==> flow/design.v <==
`timescale 1ns/10ps
module  CED(
  input  clk,
  input  rst,
  input  enable,
  output reg ird,
  input  [7:0] idata,	
  output reg [13:0] iaddr,
  output reg cwr_mag_0,
  output reg [12:0] cdata_mag_wr0,
  output reg crd_mag_0,
  input  [12:0] cdata_mag_rd0,
  output reg [13:0] caddr_mag_0,
  output reg cwr_ang_0,
  output reg [12:0] cdata_ang_wr0,
  output reg crd_ang_0,
  input  [12:0] cdata_ang_rd0,
  output reg [13:0] caddr_ang_0,
  output reg cwr1,
  output reg [12:0] cdata_wr1,
  output reg crd1,
  input  [12:0] cdata_rd1,
  output reg [13:0] caddr_1,
  output reg cwr2,
  output reg [12:0] cdata_wr2,
  output reg [13:0] caddr_2,
  output done
);
  parameter INITIAL = 2'd0;
  parameter LAYER0  = 2'd1;
  parameter LAYER1  = 2'd2;
  parameter LAYER2  = 2'd3;
  parameter READ    = 2'd0;
  parameter EXECUTE = 2'd1;
  parameter WRITE   = 2'd2;
  reg  [2:0]  top_cs;
  reg  [2:0]  top_ns;
  reg  [2:0]  inner_cs;
  reg  [2:0]  inner_ns;
  reg  [13:0] p0_addr;  
  reg  [13:0] p1_addr;  
  reg  [12:0] gx_pixel;
  reg  [12:0] gy_pixel;
  reg  [5:0]  read0_cnt;
  reg  [2:0]  read1_cnt;
  reg  [3:0]  read2_cnt;
  reg  [7:0]  row_cnt;
  reg  [7:0]  column_cnt;
  reg         boundary0;
  wire        boundary;
  reg  [12:0] hys_data;
  wire        read_enable;
  wire        skip_to_write;
  wire        skip_to_write0;
  wire        skip_to_write1;
  wire        skip_to_write2;
  wire layer0_done;
  wire layer1_done;
  wire layer2_done;
  wire read0_done;
  wire read1_done;
  wire read2_done;
  wire read_done;
  assign read0_done = (read0_cnt==6'd41);
  assign read1_done = (read1_cnt==3'd6);
  assign read2_done = (read2_cnt==4'd12);
  assign layer0_done = (top_cs==LAYER0 && row_cnt==8'd126);
  assign layer1_done = (top_cs==LAYER1 && row_cnt==8'd126);
  assign layer2_done = (top_cs==LAYER2 && row_cnt==8'd126);
  assign read_enable = (crd_ang_0||crd_mag_0);
  assign boundary = (boundary0 & column_cnt!=0);
  assign read_done = (read0_done||read1_done||read2_done);
  assign skip_to_write0 = (read2_cnt==3 && hys_data>=13'd100);  
  assign skip_to_write1 = (read2_cnt==3 && hys_data<13'd50);    
  assign skip_to_write2 = (read2_cnt>=4 && read2_cnt<=12 && hys_data>=13'd100);    
  assign skip_to_write  = (skip_to_write0||skip_to_write1||skip_to_write2);
  assign done = layer2_done;
  always @(posedge clk, posedge rst) begin
    if (rst) begin
      top_cs <= INITIAL;
    end else begin
      top_cs <= top_ns;
    end
  end
  always @(*) begin
    top_ns=top_cs;
      case (top_cs)
        INITIAL:
          begin
            if (enable) begin
              top_ns=LAYER0;
            end
          end
        LAYER0:
          begin
            if (layer0_done) begin
              top_ns=LAYER1;
            end
          end
        LAYER1:
          begin
            if (layer1_done) begin
              top_ns=LAYER2;
            end
          end
        LAYER2:
          begin
          end
      endcase
  end
  always @(posedge clk, posedge rst) begin
    if (rst) begin
      inner_cs <= READ;
    end else begin
      inner_cs <= inner_ns;
    end
  end
  always @(*) begin
    inner_ns=inner_cs;
      case (inner_cs)
        READ:
          begin
            if (boundary0||skip_to_write) begin
              inner_ns=WRITE;
            end else if (read_done) begin
              inner_ns=EXECUTE;
            end
          end
        EXECUTE:
          begin
            inner_ns=WRITE;
          end
        WRITE:
          begin
            inner_ns=READ;
            if (boundary||layer1_done) begin
              inner_ns=WRITE;
            end
          end
      endcase
  end
  always @(*) begin
    ird=0;
    cwr_ang_0=0;
    cwr_mag_0=0;
    if (top_cs==LAYER0) begin
      case (inner_cs)
        READ:
          begin
            ird=1;
          end
        EXECUTE:
          begin
            ird=1;
          end
        WRITE:
          begin
            ird=1;
            cwr_ang_0=1;
            cwr_mag_0=1;
          end
      endcase
    end
  end
  always @(*) begin
    cwr1=0;
    crd_ang_0=0;
    crd_mag_0=0;
    if (top_cs==LAYER1) begin
      case (inner_cs)
        READ:
          begin
            crd_ang_0=1;
            crd_mag_0=1;
          end
        EXECUTE:
          begin
          end
        WRITE:
          begin
            cwr1=1;
          end
      endcase
    end
  end
  always @(*) begin
    crd1=0;
    cwr2=0;
    if (top_cs==LAYER2) begin
      case (inner_cs)
        READ:
          begin
            crd1=1;
          end
        EXECUTE:
          begin
          end
        WRITE:
          begin
            cwr2=1;
          end
      endcase
    end
  end
  wire [7:0] column_cnt_up;
  assign column_cnt_up = column_cnt+1;
  always @(posedge clk, posedge rst) begin
    if (rst) begin
      column_cnt <= 0;
    end else begin
      if (layer1_done) begin
        column_cnt <= 0;
      end else if (column_cnt!=8'd125 && inner_cs==WRITE) begin
        column_cnt <= column_cnt_up;
      end else if (column_cnt==8'd125 && inner_cs==WRITE) begin
        column_cnt <= 0;
      end
    end
  end
  wire [7:0] row_cnt_up;
  assign row_cnt_up = row_cnt+1;
  always @(posedge clk, posedge rst) begin
    if (rst) begin
      row_cnt <= 0;
    end else begin
      if (layer0_done||layer1_done) begin
        row_cnt <= 0;
      end else if (column_cnt!=8'd125 && inner_cs==WRITE) begin 
        row_cnt <= row_cnt;
      end else if (column_cnt==8'd125 && inner_cs==WRITE) begin
        row_cnt <= row_cnt_up;
      end
    end
  end
  wire [5:0] read0_cnt_up;
  assign read0_cnt_up = read0_cnt+1;
  always @(posedge clk, posedge rst) begin
    if (rst) begin
      read0_cnt <= 0;
    end else begin
      if (ird && read0_cnt!=6'd41) begin
        read0_cnt <= read0_cnt_up;
      end else if (ird && read0_cnt==6'd41) begin
        read0_cnt <= 0;
      end
    end
  end
  wire [2:0] read1_cnt_up;
  assign read1_cnt_up = read1_cnt+1;
  always @(posedge clk, posedge rst) begin
    if (rst) begin
      read1_cnt <= 0;
    end else begin
      if (read_enable && read1_cnt!=3'd6) begin
        read1_cnt <= read1_cnt_up;
      end else if (read_enable && read1_cnt==3'd6) begin
        read1_cnt <= 0;
      end
    end
  end
  wire [3:0] read2_cnt_up;
  assign read2_cnt_up = read2_cnt+1;
  always @(posedge clk, posedge rst) begin
    if (rst) begin
      read2_cnt <= 0;
    end else begin
      if (skip_to_write) begin
        read2_cnt <= 0;
      end else begin
        if (crd1 && read2_cnt!=4'd12) begin
          read2_cnt <= read2_cnt_up;
        end else if (crd1 && read2_cnt==4'd12) begin
          read2_cnt <= 0;
        end
      end
    end
  end
  wire [13:0] p0_addr_cnt_up; 
  wire [13:0] p0_addr_cnt_up3;
  assign p0_addr_cnt_up  = p0_addr+1;
  assign p0_addr_cnt_up3 = p0_addr+3;
  always @(posedge clk, posedge rst) begin
    if (rst) begin
      p0_addr <= 14'd129;
    end else begin
      if (read0_cnt==6'd8 && column_cnt!=8'd125) begin
        p0_addr <= p0_addr_cnt_up;
      end else if (read0_cnt==6'd8 && column_cnt==8'd125) begin
        p0_addr <= p0_addr_cnt_up3;
      end
    end
  end
  wire [13:0] p1_addr_cnt_up; 
  assign p1_addr_cnt_up  = p1_addr+1;
  always @(posedge clk, posedge rst) begin
    if (rst) begin
      p1_addr <= 14'd126;
    end else begin
      if (layer1_done) begin
        p1_addr <= 14'd126;
      end else if (top_cs>=LAYER1 && inner_cs==WRITE && row_cnt>=8'd1) begin
        p1_addr <= p1_addr_cnt_up;
      end
    end
  end
  wire [13:0] p0_addr1; 
  reg  [14:0] var1;
  assign p0_addr1=p0_addr+var1;  
  always @(*) begin
    var1 = 0;
    case (read0_cnt)
      0:  
        begin
          var1 = -14'd129;
        end
      1:  
        begin
          var1 = -14'd128;
        end
      2:  
        begin
          var1 = -14'd127;
        end
      3:  
        begin
          var1 = -14'd1;
        end
      4:  
        begin
          var1 = 0;
        end
      5:  
        begin
          var1 = 14'd1;
        end
      6:  
        begin
          var1 = 14'd127;
        end
      7:  
        begin
          var1 = 14'd128;
        end
      8:  
        begin
          var1 = 14'd129;
        end
    endcase
  end
  wire [13:0] p1_addr1;
  reg [14:0] var2;
  assign p1_addr1=p1_addr+var2;  
  always @(*) begin
    var2 = 0;
    case (read1_cnt)
      3:
        begin
          if (cdata_ang_rd0==13'd0) begin
            var2 = -14'd1;
          end else if (cdata_ang_rd0==13'd135) begin
            var2 = -14'd127;
          end else if (cdata_ang_rd0==13'd90) begin
            var2 = -14'd126;
          end else begin  
            var2 = -14'd125;
          end
        end
      4:
        begin
          if (cdata_ang_rd0==13'd0) begin
            var2 = 14'd1;
          end else if (cdata_ang_rd0==13'd135) begin
            var2 = 14'd127;
          end else if (cdata_ang_rd0==13'd90) begin
            var2 = 14'd126;
          end else begin  
            var2 = 14'd125;
          end
        end
    endcase
    if (hys_data>=13'd50 && hys_data<13'd100) begin
      case (read2_cnt)
        3: 
          begin
            var2 = -14'd127;
          end
        4: 
          begin
            var2 = -14'd126;
          end
        5: 
          begin
            var2 = -14'd125;
          end
        6: 
          begin
            var2 = -14'd1;
          end
        7: 
          begin
            var2 = 14'd1;
          end
        8: 
          begin
            var2 = 14'd125;
          end
        9: 
          begin
            var2 = 14'd126;
          end
        10: 
          begin
            var2 = 14'd127;
          end
      endcase
    end
  end
  always @(posedge clk, posedge rst) begin
    if (rst) begin
      iaddr<=0;
    end else begin
      if (ird) begin
        case (read0_cnt)
          0:
            begin
              iaddr<=p0_addr1;
            end
          1: 
            begin
              iaddr<=p0_addr1;
            end
          2:
            begin
              iaddr<=p0_addr1;
            end
          3:
            begin
              iaddr<=p0_addr1;
            end
          4:
            begin
              iaddr<=p0_addr1;
            end
          5:
            begin
              iaddr<=p0_addr1;
            end
          6:
            begin
              iaddr<=p0_addr1;
            end
          7:
            begin
              iaddr<=p0_addr1;
            end
          8:
            begin
              iaddr<=p0_addr1;
            end 
        endcase
      end
    end
  end
  reg  [9:0] idata_buffer_x;  
  wire [8:0] idata_mul2;
  assign idata_mul2 = idata<<1;
  always @(posedge clk, posedge rst) begin
    if (rst) begin
      idata_buffer_x <= 0;
    end else begin
      if (layer0_done) begin
        idata_buffer_x <= 0;
      end else if (ird) begin
        case (read0_cnt)
          2:
            begin
              idata_buffer_x <= -idata;
            end
          3:
            begin
              idata_buffer_x <= 0;
            end
          4:
            begin
              idata_buffer_x <= idata;
            end
          5:
            begin
              idata_buffer_x <= -idata_mul2;
            end
          6:
            begin
              idata_buffer_x <= 0;
            end
          7:
            begin
              idata_buffer_x <= idata_mul2;
            end
          8:
            begin
              idata_buffer_x <= -idata;
            end
          9:
            begin
              idata_buffer_x <= 0;
            end 
          10:
            begin
              idata_buffer_x <= idata;
            end 
        endcase
      end
    end
  end
  reg  [9:0] idata_buffer_y;  
  always @(posedge clk, posedge rst) begin
    if (rst) begin
      idata_buffer_y <= 0;
    end else begin
      if (layer0_done) begin
        idata_buffer_y <= 0;
      end else if (ird) begin
        case (read0_cnt)
          2:
            begin
              idata_buffer_y <= -idata;
            end
          3:
            begin
              idata_buffer_y <= -idata_mul2;
            end
          4:
            begin
              idata_buffer_y <= -idata;
            end
          5:
            begin
              idata_buffer_y <= 0;
            end
          6:
            begin
              idata_buffer_y <= 0;
            end
          7:
            begin
              idata_buffer_y <= 0;
            end
          8:
            begin
              idata_buffer_y <= idata;
            end
          9:
            begin
              idata_buffer_y <= idata_mul2;
            end 
          10:
            begin
              idata_buffer_y <= idata;
            end 
        endcase
      end
    end
  end
  wire [12:0] gx_pixel_sum;  
  assign gx_pixel_sum = $signed(gx_pixel)+$signed(idata_buffer_x);
  always @(posedge clk, posedge rst) begin
    if (rst) begin
      gx_pixel <= 0;
    end else begin
      if (read0_cnt>=6'd3) begin
        gx_pixel <= gx_pixel_sum;
      end else begin
        gx_pixel <= 0;
      end
    end
  end
  wire [12:0] gy_pixel_sum;  
  assign gy_pixel_sum = $signed(gy_pixel)+$signed(idata_buffer_y);
  always @(posedge clk, posedge rst) begin
    if (rst) begin
      gy_pixel <= 0;
    end else begin
      if (read0_cnt>=6'd3) begin
        gy_pixel <= gy_pixel_sum;
      end else begin
        gy_pixel <= 0;
      end
    end
  end
  reg  [12:0] mag0;
  wire [12:0] absolute_gx;
  wire [12:0] absolute_gy;
  wire [12:0] absolute_sum;
  assign absolute_gx = (gx_pixel_sum[12]==1)?(~gx_pixel_sum)+1:gx_pixel_sum; 
  assign absolute_gy = (gy_pixel_sum[12]==1)?(~gy_pixel_sum)+1:gy_pixel_sum; 
  assign absolute_sum = absolute_gx + absolute_gy;
  always @(posedge clk, posedge rst) begin
    if (rst) begin
      mag0 <= 0;
    end else begin
      mag0 <= absolute_sum;
    end
  end
  always @(posedge clk, posedge rst) begin
    if (rst) begin
      cdata_mag_wr0 <= 0;
    end else begin
      if (read0_cnt==12) begin
        cdata_mag_wr0 <= mag0;
      end
    end
  end
  wire [13:0] caddr_mag_0_cnt_up;
  assign caddr_mag_0_cnt_up = caddr_mag_0+1;
  always @(posedge clk, posedge rst) begin
    if (rst) begin
      caddr_mag_0 <= 0;
    end else begin
      if (cwr_mag_0) begin
        caddr_mag_0 <= caddr_mag_0_cnt_up;
      end else if (crd_mag_0) begin
        caddr_mag_0 <= p1_addr1;
      end
    end
  end
  wire [28:0] gy_pixel_sum_shf16 = gy_pixel_sum<<16;
  wire [28:0] div_out;
  divider2 div(
    .clk(clk),
    .rst(rst),
    .dividend(gy_pixel_sum_shf16),
    .divisor(gx_pixel_sum),
    .read0_cnt(read0_cnt),
    .out(div_out)
  );
  reg  [28:0] temp_result;
  always @(posedge clk, posedge rst) begin
    if (rst) begin
      temp_result <= 0;
    end else begin
      if (read0_cnt==6'd41) begin
        temp_result <= div_out;
      end
    end
  end
  reg ang_is_0;
  reg ang_is_90;
  always @(posedge clk, posedge rst) begin
    if (rst) begin
      ang_is_0 <= 0;
    end else begin
      if (read0_cnt==11) begin
        if (gy_pixel_sum==0 && gx_pixel_sum==0) begin
          ang_is_0 <= 1;
        end else begin
          ang_is_0 <= 0;
        end
      end
    end
  end
  always @(posedge clk, posedge rst) begin
    if (rst) begin
      ang_is_90 <= 0;
    end else begin
      if (read0_cnt==11) begin
        if (gy_pixel_sum!=0 && gx_pixel_sum==0) begin
          ang_is_90 <= 1;
        end else begin
          ang_is_90 <= 0;
        end
      end
    end
  end
  reg  [12:0] ang;
  always @(posedge clk, posedge rst) begin
    if (rst) begin
      ang <= 13'd0;
    end else begin
      if (ang_is_0) begin
        ang <= 13'd0;
      end else if (ang_is_90) begin
        ang <= 13'd90;
      end else begin
        if ($signed(temp_result)<$signed(29'h00006A09)&&$signed(temp_result)>$signed(29'h1FFF95F7)) begin
          ang <= 13'd0;
        end else if ($signed(temp_result)>$signed(29'h00006A09)&&$signed(temp_result)<$signed(29'h00026A09)) begin
          ang <= 13'd45;
        end else if ($signed(temp_result)>$signed(29'h00026A09)||$signed(temp_result)<$signed(29'h1FFD95F7)) begin
          ang <= 13'd90;
        end else if ($signed(temp_result)<$signed(29'h1FFF95F7)&&$signed(temp_result)>$signed(29'h1FFD95F7)) begin
          ang <= 13'd135;
        end
      end
    end
  end
  always @(*) begin
    cdata_ang_wr0 = ang;
  end
  wire [13:0] caddr_ang_0_cnt_up;
  assign caddr_ang_0_cnt_up = caddr_ang_0+1;
  always @(posedge clk, posedge rst) begin
    if (rst) begin
      caddr_ang_0 <= 0;
    end else begin
      if (cwr_ang_0) begin
        caddr_ang_0 <= caddr_ang_0_cnt_up;
      end else if (crd_ang_0) begin
        caddr_ang_0 <= p1_addr;
      end
    end
  end
  reg [12:0] mag1_0;
  reg [12:0] mag1_1;
  reg [12:0] mag1_2;
  always @(posedge clk, posedge rst) begin
    if (rst) begin
      mag1_0 <= 0;
    end else begin
      if (read1_cnt==3'd4) begin
        mag1_0 <= cdata_mag_rd0;
      end
    end
  end
  always @(posedge clk, posedge rst) begin
    if (rst) begin
      mag1_1 <= 0;
    end else begin
      if (read1_cnt==3'd5) begin
        mag1_1 <= cdata_mag_rd0;
      end
    end
  end
  always @(posedge clk, posedge rst) begin
    if (rst) begin
      mag1_2 <= 0;
    end else begin
      if (read1_cnt==3'd6) begin
        mag1_2 <= cdata_mag_rd0;
      end
    end
  end
  always @(*) begin
    boundary0 = 0;
    if (top_cs>=LAYER1) begin
      if (row_cnt==0||row_cnt==8'd125||column_cnt==0||column_cnt==8'd125) begin
        boundary0 = 1;
      end
    end
  end
  always @(*) begin
    cdata_wr1 = 0;
    if (boundary0) begin
      cdata_wr1 = 0;
    end else begin
      if (mag1_0>=mag1_1 && mag1_0>=mag1_2) begin
        cdata_wr1 = mag1_0;
      end
    end
  end
  wire [13:0] caddr_1_cnt_up;
  assign caddr_1_cnt_up = caddr_1+1;
  always @(posedge clk, posedge rst) begin
    if (rst) begin
      caddr_1 <= 0;
    end else begin
      if (cwr1) begin
        caddr_1 <= caddr_1_cnt_up;
      end else if (crd1) begin
        caddr_1 <= p1_addr1;
      end 
    end
  end
  always @(posedge clk, posedge rst) begin
    if (rst) begin
      hys_data <= 0;
    end else begin
      if (read2_cnt>=3'd2) begin
        if (cdata_rd1>=hys_data) begin
          hys_data <= cdata_rd1;
        end
      end else if (read2_cnt==3'd1) begin
        hys_data <= 0;
      end
    end
  end
  always @(*) begin
    cdata_wr2 = 0;
    if (boundary0) begin
      cdata_wr2 = 0;
    end else begin
      if (hys_data>=13'd100) begin
        cdata_wr2 = 13'd255;
      end else if (hys_data<13'd50) begin
        cdata_wr2 = 0;
      end 
    end
  end
  wire [13:0] caddr_2_cnt_up;
  assign caddr_2_cnt_up = caddr_2+1;
  always @(posedge clk, posedge rst) begin
    if (rst) begin
      caddr_2 <= 0;
    end else begin
      if (cwr2) begin
        caddr_2 <= caddr_2_cnt_up;
      end
    end
  end
endmodule
module divider2 (
  input                clk,
  input                rst,
  input      [28:0]    dividend,   
  input      [12:0]    divisor,    
  input      [5:0]     read0_cnt,
  output reg [28:0]    out
);
  parameter S0  = 0;
  parameter S1  = 1;
  parameter S2  = 2;
  parameter S3  = 3;
  parameter S4  = 4;
  parameter S5  = 5;
  parameter S6  = 6;
  parameter S7  = 7;
  parameter S8  = 8;
  parameter S9  = 9;
  parameter S10 = 10;
  parameter S11 = 11;
  parameter S12 = 12;
  parameter S13 = 13;
  parameter S14 = 14;
  parameter S15 = 15;
  parameter S16 = 16;
  parameter S17 = 17;
  parameter S18 = 18;
  parameter S19 = 19;
  parameter S20 = 20;
  parameter S21 = 21;
  parameter S22 = 22;
  parameter S23 = 23;
  parameter S24 = 24;
  parameter S25 = 25;
  parameter S26 = 26;
  parameter S27 = 27;
  parameter S28 = 28;
  reg [4:0]  div_cs;
  reg [4:0]  div_ns;
  reg        sign;
  reg [28:0] udividend;  
  reg [12:0] udivisor;   
  reg [13:0] udividend_reg;
  reg [28:0] merchant;
  reg [12:0] remainder;
  always @(posedge clk, posedge rst) begin
    if (rst) begin
      div_cs <= S0;
    end else begin
      if (read0_cnt>=12 && read0_cnt<41) begin
        div_cs <= div_ns;
      end else begin
        div_cs <= S0;
      end
    end
  end
  always @(*) begin
    div_ns = div_cs;
    case (div_cs)
      S0:
        begin
          div_ns = S1;
        end
      S1:
        begin
          div_ns = S2;
        end
      S2:
        begin
          div_ns = S3;
        end
      S3:
        begin
          div_ns = S4;
        end
      S4:
        begin
          div_ns = S5;
        end
      S5:
        begin
          div_ns = S6;
        end
      S6:
        begin
          div_ns = S7;
        end
      S7:
        begin
          div_ns = S8;
        end
      S8:
        begin
          div_ns = S9;
        end
      S9:
        begin
          div_ns = S10;
        end
      S10:
        begin
          div_ns = S11;
        end
      S11:
        begin
          div_ns = S12;
        end
      S12:
        begin
          div_ns = S13;
        end
      S13:
        begin
          div_ns = S14;
        end
      S14:
        begin
          div_ns = S15;
        end
      S15:
        begin
          div_ns = S16;
        end
      S16:
        begin
          div_ns = S17;
        end
      S17:
        begin
          div_ns = S18;
        end
      S18:
        begin
          div_ns = S19;
        end
      S19:
        begin
          div_ns = S20;
        end
      S20:
        begin
          div_ns = S21;
        end
      S21:
        begin
          div_ns = S22;
        end
      S22:
        begin
          div_ns = S23;
        end
      S23:
        begin
          div_ns = S24;
        end
      S24:
        begin
          div_ns = S25;
        end
      S25:
        begin
          div_ns = S26;
        end
      S26:
        begin
          div_ns = S27;
        end
      S27:
        begin
          div_ns = S28;
        end
      S28:
        begin
          div_ns = S0;
        end
    endcase
  end
  reg [28:0] udividend0;
  reg [12:0] udivisor0;
  always @(*) begin
    udividend0 = (dividend[28]==1) ? ~(dividend)+1 : dividend;
    udivisor0 = (divisor[12]==1)  ? ~(divisor)+1  : divisor;  
  end
  always @(posedge clk, posedge rst) begin
    if (rst) begin
      udividend <= 0;
      udivisor  <= 0;
    end else begin
      if (read0_cnt==11) begin
        udividend <= udividend0;
        udivisor  <= udivisor0;
      end
    end
  end
  always @(*) begin
    udividend_reg = 0;
    case (div_cs)
      S0:
        begin
          udividend_reg = udividend[28];
        end
      S1:
        begin
          udividend_reg = {remainder, udividend[27]};
        end
      S2:
        begin
          udividend_reg = {remainder, udividend[26]};
        end
      S3:
        begin
          udividend_reg = {remainder, udividend[25]};
        end
      S4:
        begin
          udividend_reg = {remainder, udividend[24]};
        end
      S5:
        begin
          udividend_reg = {remainder, udividend[23]};
        end
      S6:
        begin
          udividend_reg = {remainder, udividend[22]};
        end
      S7:
        begin
          udividend_reg = {remainder, udividend[21]};
        end
      S8:
        begin
          udividend_reg = {remainder, udividend[20]};
        end
      S9:
        begin
          udividend_reg = {remainder, udividend[19]};
        end
      S10:
        begin
          udividend_reg = {remainder, udividend[18]};
        end
      S11:
        begin
          udividend_reg = {remainder, udividend[17]};
        end
      S12:
        begin
          udividend_reg = {remainder, udividend[16]};
        end
      S13:
        begin
          udividend_reg = {remainder, udividend[15]};
        end
      S14:
        begin
          udividend_reg = {remainder, udividend[14]};
        end
      S15:
        begin
          udividend_reg = {remainder, udividend[13]};
        end
      S16:
        begin
          udividend_reg = {remainder, udividend[12]};
        end
      S17:
        begin
          udividend_reg = {remainder, udividend[11]};
        end
      S18:
        begin
          udividend_reg = {remainder, udividend[10]};
        end
      S19:
        begin
          udividend_reg = {remainder, udividend[9]};
        end
      S20:
        begin
          udividend_reg = {remainder, udividend[8]};
        end
      S21:
        begin
          udividend_reg = {remainder, udividend[7]};
        end
      S22:
        begin
          udividend_reg = {remainder, udividend[6]};
        end
      S23:
        begin
          udividend_reg = {remainder, udividend[5]};
        end
      S24:
        begin
          udividend_reg = {remainder, udividend[4]};
        end
      S25:
        begin
          udividend_reg = {remainder, udividend[3]};
        end
      S26:
        begin
          udividend_reg = {remainder, udividend[2]};
        end
      S27:
        begin
          udividend_reg = {remainder, udividend[1]};
        end
      S28:
        begin
          udividend_reg = {remainder, udividend[0]};
        end
    endcase
  end
  wire [28:0] merchant_shf;
  wire [28:0] merchant_shf_up;
  assign merchant_shf = (merchant<<1);
  assign merchant_shf_up = (merchant<<1)+1;
  always @(posedge clk, posedge rst) begin
    if (rst) begin
      merchant <= 0;
    end else begin
      if (read0_cnt==41) begin
        merchant <= 0;
      end else begin
        if (udividend_reg>=udivisor && read0_cnt>=12) begin
          merchant <= merchant_shf_up;   
        end else begin
          merchant <= merchant_shf;      
        end
      end
    end
  end
  wire [12:0] remainder0;
  assign remainder0 = udividend_reg-udivisor;
  always @(posedge clk, posedge rst) begin
    if (rst) begin
      remainder <= 0;
    end else begin
      remainder <= udividend_reg;
      if (udividend_reg>=udivisor) begin
        remainder <= remainder0;  
      end
    end
  end
  wire sign_bit = dividend[28]^divisor[12];
  always @(posedge clk, posedge rst) begin
    if (rst) begin
      sign <= 0;
    end else begin
      if (read0_cnt==11) begin
        sign <= sign_bit;
      end
    end
  end
  always @(*) begin
    out = (sign==1) ? (~merchant)+1 : merchant;
  end
endmodule
Reports on CED
What the tools print for CED, step after step.
Lines are those of the file above, counted from 1.
{"block": "design", "design": "CED", "clk_port": "clk", "library": "sky130hd", "pvt_corner": "tt_025C_1v80"}

Elaborated design
Yosys after proc, flatten, opt, wreduce and memory -nomap, before mapping. Memory bits, and registers merged into a memory's read port (data or address), are not among the register bits. Print and check cells are not counted.
Memory sizes are those after Yosys's memory passes, which may raise the word count (mostly to a power of two), join words into wider ones and drop unused or constant bits.
{"block": "classes", "div": 0, "muxes": 85, "bitwise": 6, "eq_ne": 79, "n_addsub": 25, "multipliers": 0, "reduce_and_logical": 82, "cmp": 24, "n_shift": 0}
{"block": "ops", "cell": "case mux 14 bit (select 29 bit)", "count": 1}
{"block": "ops", "cell": "two-way mux 13 bit", "count": 16}
{"block": "ops", "cell": "two-way mux 14 bit", "count": 12}
{"block": "ops", "cell": "case mux 5 bit (select 29 bit)", "count": 1}
{"block": "ops", "cell": "two-way mux 29 bit", "count": 4}
{"block": "ops", "cell": "case mux 14 bit (select 8 bit)", "count": 1}
{"block": "ops", "cell": "case mux 10 bit (select 5 bit)", "count": 2}
{"block": "ops", "cell": "adder 29 x 1 -> 29 bit with constant B", "count": 3}
{"block": "ops", "cell": "adder 14 x 1 -> 14 bit with constant B", "count": 6}
{"block": "ops", "cell": "equality test 5 bit with constant B", "count": 13}
{"block": "ops", "cell": "two-way mux 8 bit", "count": 8}
{"block": "ops", "cell": "greater-than comparator 29 x 16 -> 1 bit with constant B", "count": 2}
{"block": "ops", "cell": "less-than comparator 29 x 16 -> 1 bit with constant B", "count": 2}
{"block": "ops", "cell": "greater-than comparator 29 x 19 -> 1 bit with constant B", "count": 2}
{"block": "ops", "cell": "less-than comparator 29 x 19 -> 1 bit with constant B", "count": 2}
{"block": "ops", "cell": "NOT 29 bit", "count": 2}
{"block": "ops", "cell": "equality test 5 x 4 -> 1 bit with constant B", "count": 8}
{"block": "ops", "cell": "two-way mux 10 bit", "count": 4}
{"block": "ops", "cell": ">= comparator 13 bit", "count": 3}
{"block": "ops", "cell": "zero test 13 bit", "count": 3}
{"block": "ops", "cell": "inequality test 30 bit with constant B", "count": 1}
{"block": "ops", "cell": "equality test 6 x 4 -> 1 bit with constant B", "count": 5}
{"block": "ops", "cell": "logical AND 1 bit", "count": 28}
{"block": "ops", "cell": "adder 14 bit", "count": 2}
{"block": "ops", "cell": "case mux 14 bit (select 2 bit)", "count": 1}
{"block": "ops", "cell": "adder 13 x 1 -> 13 bit with constant B", "count": 2}
{"block": "ops", "cell": "adder 13 x 10 -> 13 bit", "count": 2}
{"block": "ops", "cell": "NOT 13 bit", "count": 2}
Not listed: further kinds 71, cells in them 163.
{"block": "bits", "latch_bits": 0, "clocked_rd_ports_x_width": 0, "mem_bits_rw": 0, "reg_bits": 391, "memories": 1, "rom_bits": 240, "wordCells": 336, "out_inout_bits": 131, "inputBits": 50}
{"block": "memory_table", "memory": "(name not given)", "size": 16, "width": 15, "read_ports": 1, "write_ports": 0, "line": 311, "source": "case (read0_cnt)"}

Longest topological paths
Longest topological path by Yosys (ltp), each cell counted once; first at word level (registers and memories cut), then after technology mapping (sequential cells cut; the memories' decode and read muxes count).
{"block": "logic_depth", "word_depth": 10, "abc_area": 0, "depth_mapped": 23, "depth_no_buf": 22}

After synthesis
Yosys stat after the flow's synthesis: flattened, memories mapped to cells. It holds for the ABC_AREA given above (unset counts as 0); a run with the other value may have another netlist.
Totals and module areas in this step are rounded.
{"block": "mapped", "area_um2": 22500, "cells": 2352, "flip_flops": 393, "seqArea_um2": 9850, "buffers": 96}
{"block": "by_type", "cell": "sky130_fd_sc_hd__dfrtp_1", "count": 382, "type_area_um2": 9.56E+03}
{"block": "by_type", "cell": "sky130_fd_sc_hd__ha_1", "count": 145, "type_area_um2": 1814.24}
{"block": "by_type", "cell": "sky130_fd_sc_hd__mux2_2", "count": 90, "type_area_um2": 1.01E+03}
{"block": "by_type", "cell": "sky130_fd_sc_hd__o21ai_0", "count": 168, "type_area_um2": 840.806}
{"block": "by_type", "cell": "sky130_fd_sc_hd__a21oi_1", "count": 159, "type_area_um2": 795.763}
{"block": "by_type", "cell": "sky130_fd_sc_hd__xnor2_1", "count": 89, "type_area_um2": 779.498}
{"block": "by_type", "cell": "sky130_fd_sc_hd__nand2_1", "count": 188, "type_area_um2": 705.677}
{"block": "by_type", "cell": "sky130_fd_sc_hd__nor2_1", "count": 182, "type_area_um2": 683.155}
{"block": "by_type", "cell": "sky130_fd_sc_hd__xor2_1", "count": 76, "type_area_um2": 665.638}
{"block": "by_type", "cell": "sky130_fd_sc_hd__and2_1", "count": 91, "type_area_um2": 569.296}
{"block": "by_type", "cell": "sky130_fd_sc_hd__inv_1", "count": 132, "type_area_um2": 495.475}
{"block": "by_type", "cell": "sky130_fd_sc_hd__nand3_1", "count": 75, "type_area_um2": 375.36}
{"block": "by_type", "cell": "sky130_fd_sc_hd__dfstp_2", "count": 11, "type_area_um2": 289.027}
{"block": "by_type", "cell": "sky130_fd_sc_hd__nor3_1", "count": 52, "type_area_um2": 260.25}
{"block": "by_type", "cell": "sky130_fd_sc_hd__clkbuf_1", "count": 64, "type_area_um2": 240.23}
{"block": "by_type", "cell": "sky130_fd_sc_hd__a21o_1", "count": 27, "type_area_um2": 202.694}
{"block": "by_type", "cell": "sky130_fd_sc_hd__nand4_1", "count": 29, "type_area_um2": 181.424}
{"block": "by_type", "cell": "sky130_fd_sc_hd__and3_1", "count": 28, "type_area_um2": 175.168}
Other cell types: 65; their cells: 364.
By module: a second synthesis without flattening, with its own total; a netlist apart from the flattened one above.
{"block": "hier_totals", "hier_cells": 2532, "area_unflattened_um2": 24200}
Rows give one instance, submodules left out.
{"block": "by_module", "mod": "CED", "mod_seq_area_um2": 7390, "area_um2": 18000, "n_cells": 1909, "n_inst": 1}
{"block": "by_module", "mod": "divider2", "mod_seq_area_um2": 2850, "area_um2": 6160, "n_cells": 623, "n_inst": 1}

Timing after synthesis
Source: OpenSTA report_checks on the synthesized netlist (no wires, ideal clock, input and output delay 20% of the period each), path of least setup slack; recovery checks are left aside. Register names are those of the netlist, which keeps one name where synthesis merged equal registers.
{"block": "synth_timing", "kind": "register to register", "startpoint": "register idata_buffer_y[0]", "endpoint": "register mag0[12]", "n_path_buf": 1, "setup_ns": 0.130, "path_delay_ns": 4.613, "required_time_ns": 4.870, "path_stages": 23, "arrival_ns": 4.483, "launch_ns": 0.000, "slack_ns": 0.387, "period_ns": 5.0, "period_less_setup_slack_ns": 4.613}
"path_delay_ns" = arrival - input delay + setup time.
"path_stages" counts driving pins, that of a launching flip-flop among them; a cell with two outputs on the path counts twice.
"period_less_setup_slack_ns" = period - worst setup slack (recovery checks aside). The figure is calculated, with input and output delays left at 20% of the set period.
The rows between start and end are the longest chain of elaborated cells between them; the timing report does not say that the signal goes this way. Where chains are equally long, one stands for them.
A line is the first line of the expression or statement that the cell stems from. Yosys adds cells for indexed reads and writes and turns some case tables into memories.
At most two assigning lines are given for a register; there are more.
{"block": "synth_between", "cell_sequence": "sky130_fd_sc_hd__dfrtp_1 sky130_fd_sc_hd__ha_1 sky130_fd_sc_hd__inv_1 sky130_fd_sc_hd__fa_1 sky130_fd_sc_hd__nand2b_1 sky130_fd_sc_hd__a21oi_1 sky130_fd_sc_hd__nor4b_1 sky130_fd_sc_hd__nor3b_1 sky130_fd_sc_hd__a221oi_2 sky130_fd_sc_hd__xnor2_1 sky130_fd_sc_hd__clkbuf_1 sky130_fd_sc_hd__mux2i_1 sky130_fd_sc_hd__fa_1 sky130_fd_sc_hd__a21o_1 sky130_fd_sc_hd__a21oi_1 sky130_fd_sc_hd__o21bai_1 sky130_fd_sc_hd__a21oi_1 sky130_fd_sc_hd__o21bai_1 sky130_fd_sc_hd__a21oi_1 sky130_fd_sc_hd__nor2b_1 sky130_fd_sc_hd__a221oi_2 sky130_fd_sc_hd__o31ai_1 sky130_fd_sc_hd__xnor2_1", "elab_chain_cells": 5, "cells_between": 5, "cone_lines": 3, "classes_between": "3 x add/sub; 1 x mux; 1 x logic"}
{"block": "synth_rtl", "item": "start, declared", "line": 515, "source": "reg  [9:0] idata_buffer_y;"}
{"block": "synth_rtl", "item": "start, assigned", "line": 526, "source": "idata_buffer_y <= -idata;"}
{"block": "synth_rtl", "item": "start, assigned", "line": 530, "source": "idata_buffer_y <= -idata_mul2;"}
{"block": "synth_rtl", "item": "adder 13 x 10 -> 13 bit", "line": 578, "source": "assign gy_pixel_sum = $signed(gy_pixel)+$signed(idata_buffer_y);"}
{"block": "synth_rtl", "item": "NOT 13 bit", "line": 595, "source": "assign absolute_gy = (gy_pixel_sum[12]==1)?(~gy_pixel_sum)+1:gy_pixel_sum;"}
{"block": "synth_rtl", "item": "adder 13 x 1 -> 13 bit", "line": 595}
{"block": "synth_rtl", "item": "two-way mux 13 bit", "line": 595}
{"block": "synth_rtl", "item": "adder 13 bit", "line": 596, "source": "assign absolute_sum = absolute_gx + absolute_gy;"}
{"block": "synth_rtl", "item": "end, assigned", "line": 599, "source": "mag0 <= 0;"}
{"block": "synth_rtl", "item": "end, assigned", "line": 601, "source": "mag0 <= absolute_sum;"}
{"block": "synth_rtl", "item": "end, declared", "line": 590, "source": "reg  [12:0] mag0;"}
Nets of the timed path that keep an RTL name, with a line that drives or declares them; the list need not be complete.
{"block": "synth_named_nets", "signal": "absolute_gy[1]", "line": 595}

Worst path after layout
From the final timing report of run 1: the path of least setup slack in the routed layout; clock arrival at registers is part of the times.
{"block": "layout_timing", "kind": "register to output", "startpoint": "register mag1_0[1]", "endpoint": "output port cdata_wr1[11]", "arrival_ns": 3.74, "period_ns": 5.0, "slack_ns": 0.26, "launch_ns": 0.57, "n_path_buf": 1, "path_stages": 14, "out_delay_ns": 1.00, "required_time_ns": 4.00}
The rows between start and end are the longest chain of elaborated cells between them; the timing report does not say that the signal goes this way. Where chains are equally long, one stands for them.
{"block": "layout_between", "cell_sequence": "sky130_fd_sc_hd__dfrtp_1 sky130_fd_sc_hd__ha_1 sky130_fd_sc_hd__nor2b_1 sky130_fd_sc_hd__o21a_1 sky130_fd_sc_hd__o21a_1 sky130_fd_sc_hd__o21a_1 sky130_fd_sc_hd__o21a_1 sky130_fd_sc_hd__o21a_1 sky130_fd_sc_hd__o21ai_0 sky130_fd_sc_hd__nand2b_1 sky130_fd_sc_hd__a2111oi_4 sky130_fd_sc_hd__nor3_4 sky130_fd_sc_hd__and2_1 sky130_fd_sc_hd__clkdlybuf4s50_1", "elab_chain_cells": 4, "cells_between": 5, "cone_lines": 2, "classes_between": "2 x compare; 2 x mux; 1 x reduce/logical"}
{"block": "layout_rtl", "item": "start, declared", "line": 712, "source": "reg [12:0] mag1_0;"}
{"block": "layout_rtl", "item": "start, assigned", "line": 717, "source": "mag1_0 <= 0;"}
{"block": "layout_rtl", "item": "start, assigned", "line": 720, "source": "mag1_0 <= cdata_mag_rd0;"}
{"block": "layout_rtl", "item": ">= comparator 13 bit", "line": 755, "source": "if (mag1_0>=mag1_1 && mag1_0>=mag1_2) begin"}
{"block": "layout_rtl", "item": "logical AND 1 bit", "line": 755}
{"block": "layout_rtl", "item": "two-way mux 13 bit", "line": 755}
{"block": "layout_rtl", "item": "two-way mux 13 bit", "line": 752, "source": "if (boundary0) begin"}
{"block": "layout_rtl", "item": "end, declared", "line": 20, "source": "output reg [12:0] cdata_wr1,"}

Subject: CED on sky130hd, stored results

Hello all,

Flow measurements of CED on sky130hd: 5 stored runs with different settings, listed in no order. Input and output delays are each 20% of the period that was set; the output load is 0.01 pF.
"achievedPeriod_ns" is the run's clock period less its worst setup slack. It is reckoned from that one timing run; input and output delays stay at 20% of the period that was set.
"worst_setup_path_time_ns" = time allowed to the worst setup path (clock period - input delay - output delay, where it has them) - its slack; a late launch clock adds to it, a late capture clock takes from it.
By "total_power_w" is meant OpenSTA's value without simulated activity: inputs other than the clock are taken to toggle once in ten clock periods, and the tool carries that through the logic.
Results are given in rounded form.

{"run": "run 1", "settings": { "period_ns": 5.0, "CAP_MARGIN": 20, "CORE_MARGIN": 2, "CORE_UTILIZATION": 40, "SLEW_MARGIN": 20 }, "results": { "final_cell_area_um2": 26700, "worst_setup_path_time_ns": 3.74, "worst_path_kind": "register to output", "design.die.area_um2": 58200, "setup_ws_ns": 0.264, "holdWs_ns": 0.456, "total_power_w": 0.007, "final_setup_tns_ns": 0.000, "synth_area_um2": 22500, "achievedPeriod_ns": 4.736, "finish.utilization_pct": 48.3 }}
{"run": "run 2", "settings": { "ABC_AREA": 1, "CELL_PAD_IN_SITES_GLOBAL_PLACEMENT": 3, "CORE_UTILIZATION": 33, "CTS_CLUSTER_SIZE": 39, "GPL_ROUTABILITY_DRIVEN": 0, "HOLD_SLACK_MARGIN": 0.27, "MAX_ROUTING_LAYER": "met5", "MIN_ROUTING_LAYER": "met2", "PLACE_DENSITY": 0.87, "SLEW_MARGIN": 40, "period_ns": 3.35, "CAP_MARGIN": 20, "CORE_MARGIN": 2 }, "results": { "final_cell_area_um2": 31200, "worst_setup_path_time_ns": 3.62, "worst_path_kind": "register to register", "design.die.area_um2": 74100, "setup_ws_ns": -0.271, "holdWs_ns": 0.446, "total_power_w": 0.0106, "final_setup_tns_ns": -1.47, "synth_area_um2": 23800, "achievedPeriod_ns": 3.621, "finish.utilization_pct": 43.7 }}
{"run": "run 3", "settings": { "CAP_MARGIN": 10, "CELL_PAD_IN_SITES_DETAIL_PLACEMENT": 0, "CELL_PAD_IN_SITES_GLOBAL_PLACEMENT": 3, "CORE_MARGIN": 9, "CORE_UTILIZATION": 62, "GPL_ROUTABILITY_DRIVEN": 1, "GPL_TIMING_DRIVEN": 0, "MAX_ROUTING_LAYER": "met4", "MIN_ROUTING_LAYER": "met1", "PLACE_DENSITY_LB_ADDON": 0.22, "SETUP_SLACK_MARGIN": 1.14, "SLEW_MARGIN": 40, "TNS_END_PERCENT": 10, "period_ns": 4.62 }, "outcome": "stopped before the end: placement reported FLW-0024"}
{"run": "run 4", "settings": { "CAP_MARGIN": 10, "CELL_PAD_IN_SITES_DETAIL_PLACEMENT": 0, "CELL_PAD_IN_SITES_GLOBAL_PLACEMENT": 3, "CORE_ASPECT_RATIO": 1.21, "CORE_MARGIN": 9, "CORE_UTILIZATION": 62, "GPL_ROUTABILITY_DRIVEN": 1, "GPL_TIMING_DRIVEN": 0, "MAX_ROUTING_LAYER": "met4", "MIN_ROUTING_LAYER": "met2", "PLACE_DENSITY_LB_ADDON": 0.22, "SETUP_SLACK_MARGIN": 1.14, "SLEW_MARGIN": 5, "TNS_END_PERCENT": 10, "period_ns": 4.62 }, "outcome": "stopped before the end: placement reported FLW-0024"}
{"run": "run 5", "settings": { "CAP_MARGIN": 15, "CELL_PAD_IN_SITES_DETAIL_PLACEMENT": 0, "CELL_PAD_IN_SITES_GLOBAL_PLACEMENT": 2, "CORE_UTILIZATION": 49, "CTS_CLUSTER_DIAMETER": 372, "CTS_CLUSTER_SIZE": 59, "PLACE_DENSITY_LB_ADDON": 0.03, "SETUP_SLACK_MARGIN": -0.79, "period_ns": 8.45, "CORE_MARGIN": 2, "SLEW_MARGIN": 20 }, "results": { "final_cell_area_um2": 25000, "worst_setup_path_time_ns": 4.21, "worst_path_kind": "register to output", "design.die.area_um2": 47700, "setup_ws_ns": 2.55, "holdWs_ns": 0.500, "total_power_w": 0.00286, "final_setup_tns_ns": 0.000, "synth_area_um2": 22500, "achievedPeriod_ns": 5.895, "finish.utilization_pct": 55.2 }}

Thanks
